==> flow/design.v <==
module geofence ( clk,reset,X,Y,valid,is_inside);
input clk;
input reset;
input [9:0] X;
input [9:0] Y;
output reg valid;
output is_inside;
reg [2:0]state, next_state;
parameter IDLE = 3'd0,
	  READ = 3'd1,
      SORTING = 3'd2,
	  CAL = 3'd3,
	  OUT = 3'd4,
      BUFFF = 3'd5;
reg [2:0] sort_cnt;
reg [2:0] cnt;
reg [9:0] tmp_x[0:5];
reg [9:0] tmp_y[0:5];
reg [9:0] target_x;
reg [9:0] target_y;
reg [2:0] sort_idx;
reg signed [10:0] buf1;
reg signed [10:0] buf2;
reg signed [21:0] tmp;
reg done;
wire signed [21:0]mul;
assign mul = buf1 * buf2;
reg [5:0] result;
assign is_inside = &result | &(~result);
always@(posedge clk or posedge reset)begin
    if(reset)
        state <= IDLE;
    else 
        state <= next_state;
end
always@(*)begin
    if(reset)
        next_state = IDLE;
    else begin
        case(state)
            IDLE:
                next_state = READ;
            READ:begin
                if(done == 1) next_state = SORTING;
                else next_state = READ;  
            end
            SORTING:begin
                if(sort_idx == 0) next_state = CAL;
                else next_state = SORTING;
            end
            CAL:begin
                if(sort_idx == 6) next_state = OUT;
                else next_state = CAL;
            end 
            OUT:
                next_state = BUFFF;
            BUFFF:
                next_state = READ; 
            default:    next_state = IDLE;
        endcase
    end 
end
always@(posedge clk or posedge reset)begin
    if(reset)begin
        cnt <= 0;
        done <= 0;
        sort_cnt <= 1;
        sort_idx <= 4;
        valid <= 0;
    end
    else begin
        if(next_state == READ) begin
            valid <= 0;
            case(cnt)
                0:begin
                    target_x <= X;
                    target_y <= Y;
                end
                1:begin
                    tmp_x[0] <= X;
                    tmp_y[0] <= Y;
                end
                2:begin
                    tmp_x[1] <= X;
                    tmp_y[1] <= Y;
                end
                3:begin
                    tmp_x[2] <= X;
                    tmp_y[2] <= Y;
                end
                4:begin
                    tmp_x[3] <= X;
                    tmp_y[3] <= Y;
                end
                5:begin
                    tmp_x[4] <= X;
                    tmp_y[4] <= Y;
                end
                6:begin
                    tmp_x[5] <= X;
                    tmp_y[5] <= Y;
                end
            endcase
            if(cnt < 6)
                cnt <= cnt + 1;
            else begin
                cnt <= 0;
                done <= 1;
            end
        end
        else if(next_state == SORTING)begin
            done <= 0;
            case(cnt)
                0:begin
                    buf1 <= tmp_x[sort_cnt] - tmp_x[0];         
                    cnt <= cnt + 1;
                end
                1:begin      
                    buf2 <= tmp_y[sort_cnt+1] - tmp_y[0];    
                    cnt <= cnt + 1;
                end
                2:begin
                    tmp <= mul;
                    buf2 <= tmp_y[sort_cnt] - tmp_y[0];    
                    cnt <= cnt + 1;
                end
                3:begin
                    buf1 <= tmp_x[sort_cnt+1] - tmp_x[0];
                    cnt <= cnt + 1;
                end
                4:begin
                    if(tmp > mul)begin
                        cnt <= 5;
                    end
                    else begin
                        if(sort_cnt == sort_idx) begin
                            sort_idx <= sort_idx - 1;
                            sort_cnt <= 1;
                        end
                        else 
                            sort_cnt <= sort_cnt + 1;
                        cnt <= 0;
                    end
                end
                5:begin
                    tmp_x[sort_cnt] <= tmp_x[sort_cnt+1];
                    tmp_x[sort_cnt+1] <= tmp_x[sort_cnt];
                    tmp_y[sort_cnt] <= tmp_y[sort_cnt+1];
                    tmp_y[sort_cnt+1] <= tmp_y[sort_cnt];
                    if(sort_cnt == sort_idx) begin
                        sort_idx <= sort_idx - 1;
                        sort_cnt <= 1;
                    end
                    else 
                        sort_cnt <= sort_cnt + 1;
                    cnt <= 0;
                end
            endcase
        end
        else if(next_state == CAL)begin
            case(cnt)
            0:begin
                buf1 <= tmp_x[sort_idx] - target_x;
            end
            1:begin
                if(sort_idx == 5)
                    buf2 <= tmp_y[0] - target_y;
                else
                    buf2 <= tmp_y[sort_idx+1] - target_y;
            end
            2:begin
                tmp <= mul;
                buf2 <= tmp_y[sort_idx] - target_y;
            end
            3:begin
                if(sort_idx == 5)
                    buf1 <= tmp_x[0] - target_x;
                else
                    buf1 <= tmp_x[sort_idx+1] - target_x;
             end
            4:begin
                result[sort_idx] <= (tmp > mul);
                sort_idx <= sort_idx + 1;
            end
            endcase
            if(cnt < 4)begin
                cnt <= cnt + 1;
            end
            else 
                cnt <= 0;
        end
        else if(next_state == OUT)begin
            sort_idx <= 4;
            sort_cnt <= 1;
            cnt <= 0;
            valid <= 1;
        end
    end
end
endmodule
Reports on geofence --
Tool output for the design above, in the order of the flow. Lines are those of the file above, counted from 1. Cell names lack the library's common part. Not given: n/a
Design: top module geofence, clock clk, library sky130hd, library corner tt_025C_1v80

Word level --
Counts by Yosys on the flattened word-level netlist (proc, flatten, opt, wreduce). Print and check cells are left out. Cells with the same type and inputs are merged into one.
Bit counts: clocked read ports x word width 0, latch bits 0, memories 0, output and inout bits 2, memory bits (writable) 0, ROM bits 0, input bits 22, register bits after elaboration 204
Cells by class: bitwise operators 8, mux-type cells 156, divide/modulo/power cells 0, reductions and logical operators 41, multipliers 1, order comparisons 3, add/sub/neg operators 15, eq/ne operators 50, shift operators 2
Operators with widths (count):
- 10-bit two-way mux | 102
- 10-bit case mux with 6-bit select | 8
- 11-bit by 11-bit multiplier with 22-bit output | 1
- 10-bit by 10-bit subtractor with 11-bit output | 10
- 11-bit case mux with 2-bit select | 4
- 22-bit two-way mux | 3
- 11-bit two-way mux | 6
- 3-bit two-way mux | 20
- 3-bit == test (second input constant) | 15
- 3-bit by 2-bit == test with 1-bit output (second input constant) | 14
- 5-bit AND reduction | 8
- 22-bit > comparator | 1
- 3-bit by 1-bit == test with 1-bit output (second input constant) | 7
- 3-bit nonzero test | 7
- 3-bit zero test | 6
- 3-bit case mux with 5-bit select | 1
- 2-bit nonzero test | 7
- 4-bit AND reduction | 3
- 6-bit inverter | 2
- 6-bit AND reduction | 2
- 3-bit case mux with 2-bit select | 2
- 2-bit by 1-bit != test with 1-bit output (second input constant) | 5
- 3-bit by 1-bit adder with 3-bit output (second input constant) | 3
- 3-bit AND reduction | 3
- 3-bit case mux with 3-bit select | 1
- 2-bit != test (second input constant) | 4
- 1-bit two-way mux | 8
- 1-bit by 4-bit variable shift with 6-bit output | 1
Not listed: further kinds 18, cells in them 22.

Longest topological paths --
Longest topological path by Yosys (ltp), each cell counted once; first at word level (registers and memories cut), then after technology mapping (sequential cells cut; the memories' decode and read muxes count).
Logic depth: word-level depth 13, ABC_AREA 1, depth in mapped cells 36, gate-level depth less buffers 35

Mapped cells and area --
The flow's flattened synthesis, as Yosys stat reports it; memories are mapped. The netlist is that of the ABC_AREA named above (0 if unset); the other value can give another one. Totals and module areas in this step are rounded.
Mapped netlist: buffers 112, cells in the netlist 2662, flip-flop cells 207, chip area (Yosys) 0.021 mm²
Cells by type:
- edfxtp_1 | count 190, total area 5.71E+03 µm²
- nand2_1 | count 783, total area 2.94E+03 µm²
- fa_1 | count 121, total area 2.42E+03 µm²
- inv_1 | count 450, total area 1689.12 µm²
- ha_1 | count 133, total area 1.66E+03 µm²
- nand3_1 | count 159, total area 795.763 µm²
- a21oi_1 | count 135, total area 675.648 µm²
- o22ai_1 | count 91, total area 569.296 µm²
- o21ai_0 | count 87, total area 435.418 µm²
- dfrtp_1 | count 14, total area 350.336 µm²
- o2111ai_1 | count 35, total area 306.544 µm²
- nor2_1 | count 80, total area 300.288 µm²
- clkbuf_1 | count 59, total area 221.462 µm²
- a221oi_1 | count 25, total area 218.96 µm²
- mux2i_1 | count 21, total area 210.202 µm²
- xor2_1 | count 24, total area 210.202 µm²
- xnor2_1 | count 19, total area 166.41 µm²
- buf_2 | count 29, total area 145.139 µm²
Other cell types: 44; their cells: 207.

Timing after synthesis --
OpenSTA on the mapped netlist: ideal clock, no wires. The path of least setup slack (recovery checks aside). Input and output delay are each 20% of the period. Register names are those of the netlist, which keeps one name where synthesis merged equal registers.
Timing path post-synthesis: path type reg-to-reg, start point register buf1[10], end point register result[5], clock period 8000 ps, path slack 1748 ps, driving pins on the path 28, launch time at the first pin 0 ps, data required time 7848 ps, path buffers 1, arrival time 6100 ps, delay of the path 6252 ps, setup time 152 ps, synthesis period reached 6252 ps
"delay of the path" is the arrival time less input delay plus setup time. "driving pins on the path": output pins that drive a net of the path, with the launching flip-flop's if there is one; two outputs of one cell count as two. "synthesis period reached" = period - worst setup slack (recovery checks aside). The figure is calculated, with input and output delays left at 20% of the set period. The rows between start and end are the longest chain of elaborated cells between them; the timing report does not say that the signal goes this way. Where chains are equally long, one stands for them. Each line given opens the expression or statement behind the cell; cells for indexed reads and writes are added by Yosys, which also makes memories of some case tables. At most two assigning lines are given for a register; there are more.
Between the ends, post-synthesis: path through edfxtp_1 clkbuf_1 nand2_1 fa_1 inv_1 fa_1 inv_1 fa_1 fa_1 inv_1 fa_1 ha_1 inv_1 nor3_1 nand2_1 o311ai_1 xnor2_1 ha_1 nand2_1 nor2_1 nand2_1 nor2_1 nand2_1 nand4_1 nand3_1 nor2_1 nand2_1 o21ai_0, cells in the longest elaborated chain 4, elaborated cells on any way between the ends 4, classes of those cells 1 x mul; 1 x compare; 1 x shift; 1 x logic
RTL lines, path post-synthesis:
- start, declared | line 22 | reg signed [10:0] buf1;
- start, assigned | line 115 | buf1 <= tmp_x[sort_cnt] - tmp_x[0];
- start, assigned | line 128 | buf1 <= tmp_x[sort_cnt+1] - tmp_x[0];
- 11-bit by 11-bit multiplier with 22-bit output | line 27 | assign mul = buf1 * buf2;
- 22-bit > comparator | line 182 | result[sort_idx] <= (tmp > mul);
- 1-bit by 4-bit variable shift with 6-bit output | line 182
- 6-bit OR | line 182
- end, assigned | line 182
- end, declared | line 28 | reg [5:0] result;

Timing after layout --
From the final timing report of stored run 1: the path of least setup slack in the routed layout; clock arrival at registers is part of the times. The path's times are printed in steps of 10 ps; the period is the one set.
Timing path after layout: path type reg-to-reg, start point register buf1[10], end point register result[1], launch time at the first pin 640 ps, path buffers 2, arrival time 7570 ps, path slack 890 ps, data required time 8470 ps, driving pins on the path 30, clock period 8000 ps, setup time 160 ps
The rows between start and end are the longest chain of elaborated cells between them; the timing report does not say that the signal goes this way. Where chains are equally long, one stands for them. At most two assigning lines are given for a register; there are more.
Between the ends, after layout: path through edfxtp_1 buf_4 nand2_1 fa_1 inv_1 fa_1 fa_1 fa_1 inv_1 fa_1 inv_1 ha_1 nand2_1 nor2_1 nand4_1 o211ai_1 buf_4 xor2_1 inv_1 ha_1 nand2_1 nor2_1 nand2_1 nor2_1 nand2_1 nand4_1 nand3_1 nor2_1 nand2_1 o21ai_0, cells in the longest elaborated chain 4, elaborated cells on any way between the ends 4, classes of those cells 1 x mul; 1 x compare; 1 x shift; 1 x logic
RTL lines, path after layout:
- start, declared | line 22 | reg signed [10:0] buf1;
- start, assigned | line 115 | buf1 <= tmp_x[sort_cnt] - tmp_x[0];
- start, assigned | line 128 | buf1 <= tmp_x[sort_cnt+1] - tmp_x[0];
- 11-bit by 11-bit multiplier with 22-bit output | line 27 | assign mul = buf1 * buf2;
- 22-bit > comparator | line 182 | result[sort_idx] <= (tmp > mul);
- 1-bit by 4-bit variable shift with 6-bit output | line 182
- 6-bit OR | line 182
- end, assigned | line 182
- end, declared | line 28 | reg [5:0] result;
Nets of the timed path that keep an RTL name, with a line that drives or declares them; the list need not be complete.
Nets with RTL names, path after layout (line):
- mul[13] | 27

## Implementation results

Below are 3 stored runs of the flow (Yosys, OpenROAD; platform sky130hd) on geofence, each with its settings and what was measured, unordered. Constraints: input delay and output delay 20% of the set period each, output load 0.01 pF.
"achieved period" = clock period - worst setup slack. The figure is calculated, with input and output delays left at 20% of the set period.
By "time of the worst setup path" is meant the share of the clock period that the worst setup path is allowed (20% is reserved at inputs, 20% at outputs), minus its slack. Clock arrival times at its registers enter into it.
"time of the worst setup path" is given in steps of 10 ps.
The results are shown rounded.

[stored run 1] flow files
==> flow/run.sh <==
#!/bin/bash
# the make line also repeats the synthesis and layout settings of config.mk as NAME=value (left out here)
make -C /OpenROAD-flow-scripts/flow DESIGN_CONFIG=/design/flow/config.mk WORK_HOME=/design/flow/orfs CLKGATE_MAP_FILE= finish
==> flow/config.mk <==
export PLATFORM = sky130hd
export DESIGN_NAME = geofence
export DESIGN_NICKNAME = geofence
export VERILOG_FILES = /design/flow/design.v
export SDC_FILE = /design/flow/constraint.sdc
export NUM_CORES = 4
export LEC_CHECK = 0
export ABC_AREA = 1
export CAP_MARGIN = 20
export CELL_PAD_IN_SITES_GLOBAL_PLACEMENT = 3
export CORE_ASPECT_RATIO = 0.76
export CORE_MARGIN = 4
export CORE_UTILIZATION = 22
export CTS_CLUSTER_DIAMETER = 220
export GPL_ROUTABILITY_DRIVEN = 0
export MAX_ROUTING_LAYER = met4
export MIN_ROUTING_LAYER = met2
export SETUP_SLACK_MARGIN = 0.31
export SLEW_MARGIN = 20
export TNS_END_PERCENT = 5
==> flow/constraint.sdc <==
create_clock -name core_clock -period 8.0 [get_ports {clk}]
set_input_delay 1.6000 -clock core_clock [delete_from_list [all_inputs] [get_ports {clk}]]
set_output_delay 1.6000 -clock core_clock [all_outputs]
set_load 0.01 [all_outputs]

[stored run 1] result: netlist area reported by Yosys 0.021 mm²; achieved period 7106 ps; setup TNS 0 ps; die size 0.098 mm²; standard-cell area after layout 0.024 mm²; time of the worst setup path 7110 ps; worst path kind reg-to-reg; final worst hold slack 510 ps; smallest setup slack 890 ps

[stored run 2] flow files
==> flow/run.sh <==
#!/bin/bash
# the make line also repeats the synthesis and layout settings of config.mk as NAME=value (left out here)
make -C /OpenROAD-flow-scripts/flow DESIGN_CONFIG=/design/flow/config.mk WORK_HOME=/design/flow/orfs CLKGATE_MAP_FILE= finish
==> flow/config.mk <==
export PLATFORM = sky130hd
export DESIGN_NAME = geofence
export DESIGN_NICKNAME = geofence
export VERILOG_FILES = /design/flow/design.v
export SDC_FILE = /design/flow/constraint.sdc
export NUM_CORES = 4
export LEC_CHECK = 0
export CAP_MARGIN = 20
export CORE_MARGIN = 2
export CORE_UTILIZATION = 40
export SETUP_SLACK_MARGIN = -0.57
export SLEW_MARGIN = 20
==> flow/constraint.sdc <==
create_clock -name core_clock -period 7.4 [get_ports {clk}]
set_input_delay 1.4800 -clock core_clock [delete_from_list [all_inputs] [get_ports {clk}]]
set_output_delay 1.4800 -clock core_clock [all_outputs]
set_load 0.01 [all_outputs]

[stored run 2] result: standard-cell area after layout 0.022 mm²; netlist area reported by Yosys 0.02 mm²; final worst hold slack 480 ps; setup TNS 0 ps; time of the worst setup path 7220 ps; worst path kind reg-to-reg; achieved period 7217 ps; die size 0.051 mm²; smallest setup slack 180 ps

[stored run 3] flow files
==> flow/run.sh <==
#!/bin/bash
# the make line also repeats the synthesis and layout settings of config.mk as NAME=value (left out here)
make -C /OpenROAD-flow-scripts/flow DESIGN_CONFIG=/design/flow/config.mk WORK_HOME=/design/flow/orfs CLKGATE_MAP_FILE= finish
==> flow/config.mk <==
export PLATFORM = sky130hd
export DESIGN_NAME = geofence
export DESIGN_NICKNAME = geofence
export VERILOG_FILES = /design/flow/design.v
export SDC_FILE = /design/flow/constraint.sdc
export NUM_CORES = 4
export LEC_CHECK = 0
export CAP_MARGIN = 40
export CORE_ASPECT_RATIO = 0.52
export CORE_MARGIN = 2
export CORE_UTILIZATION = 30
export CTS_CLUSTER_SIZE = 25
export GPL_ROUTABILITY_DRIVEN = 1
export MAX_ROUTING_LAYER = met5
export PLACE_DENSITY_LB_ADDON = 0.27
export SLEW_MARGIN = 20
export TNS_END_PERCENT = 30
==> flow/constraint.sdc <==
create_clock -name core_clock -period 6.95 [get_ports {clk}]
set_input_delay 1.3900 -clock core_clock [delete_from_list [all_inputs] [get_ports {clk}]]
set_output_delay 1.3900 -clock core_clock [all_outputs]
set_load 0.01 [all_outputs]

[stored run 3] result: achieved period 6942 ps; setup TNS 0 ps; smallest setup slack 8 ps; netlist area reported by Yosys 0.02 mm²; standard-cell area after layout 0.023 mm²; final worst hold slack 560 ps; time of the worst setup path 6940 ps; worst path kind reg-to-reg; die size 0.068 mm²
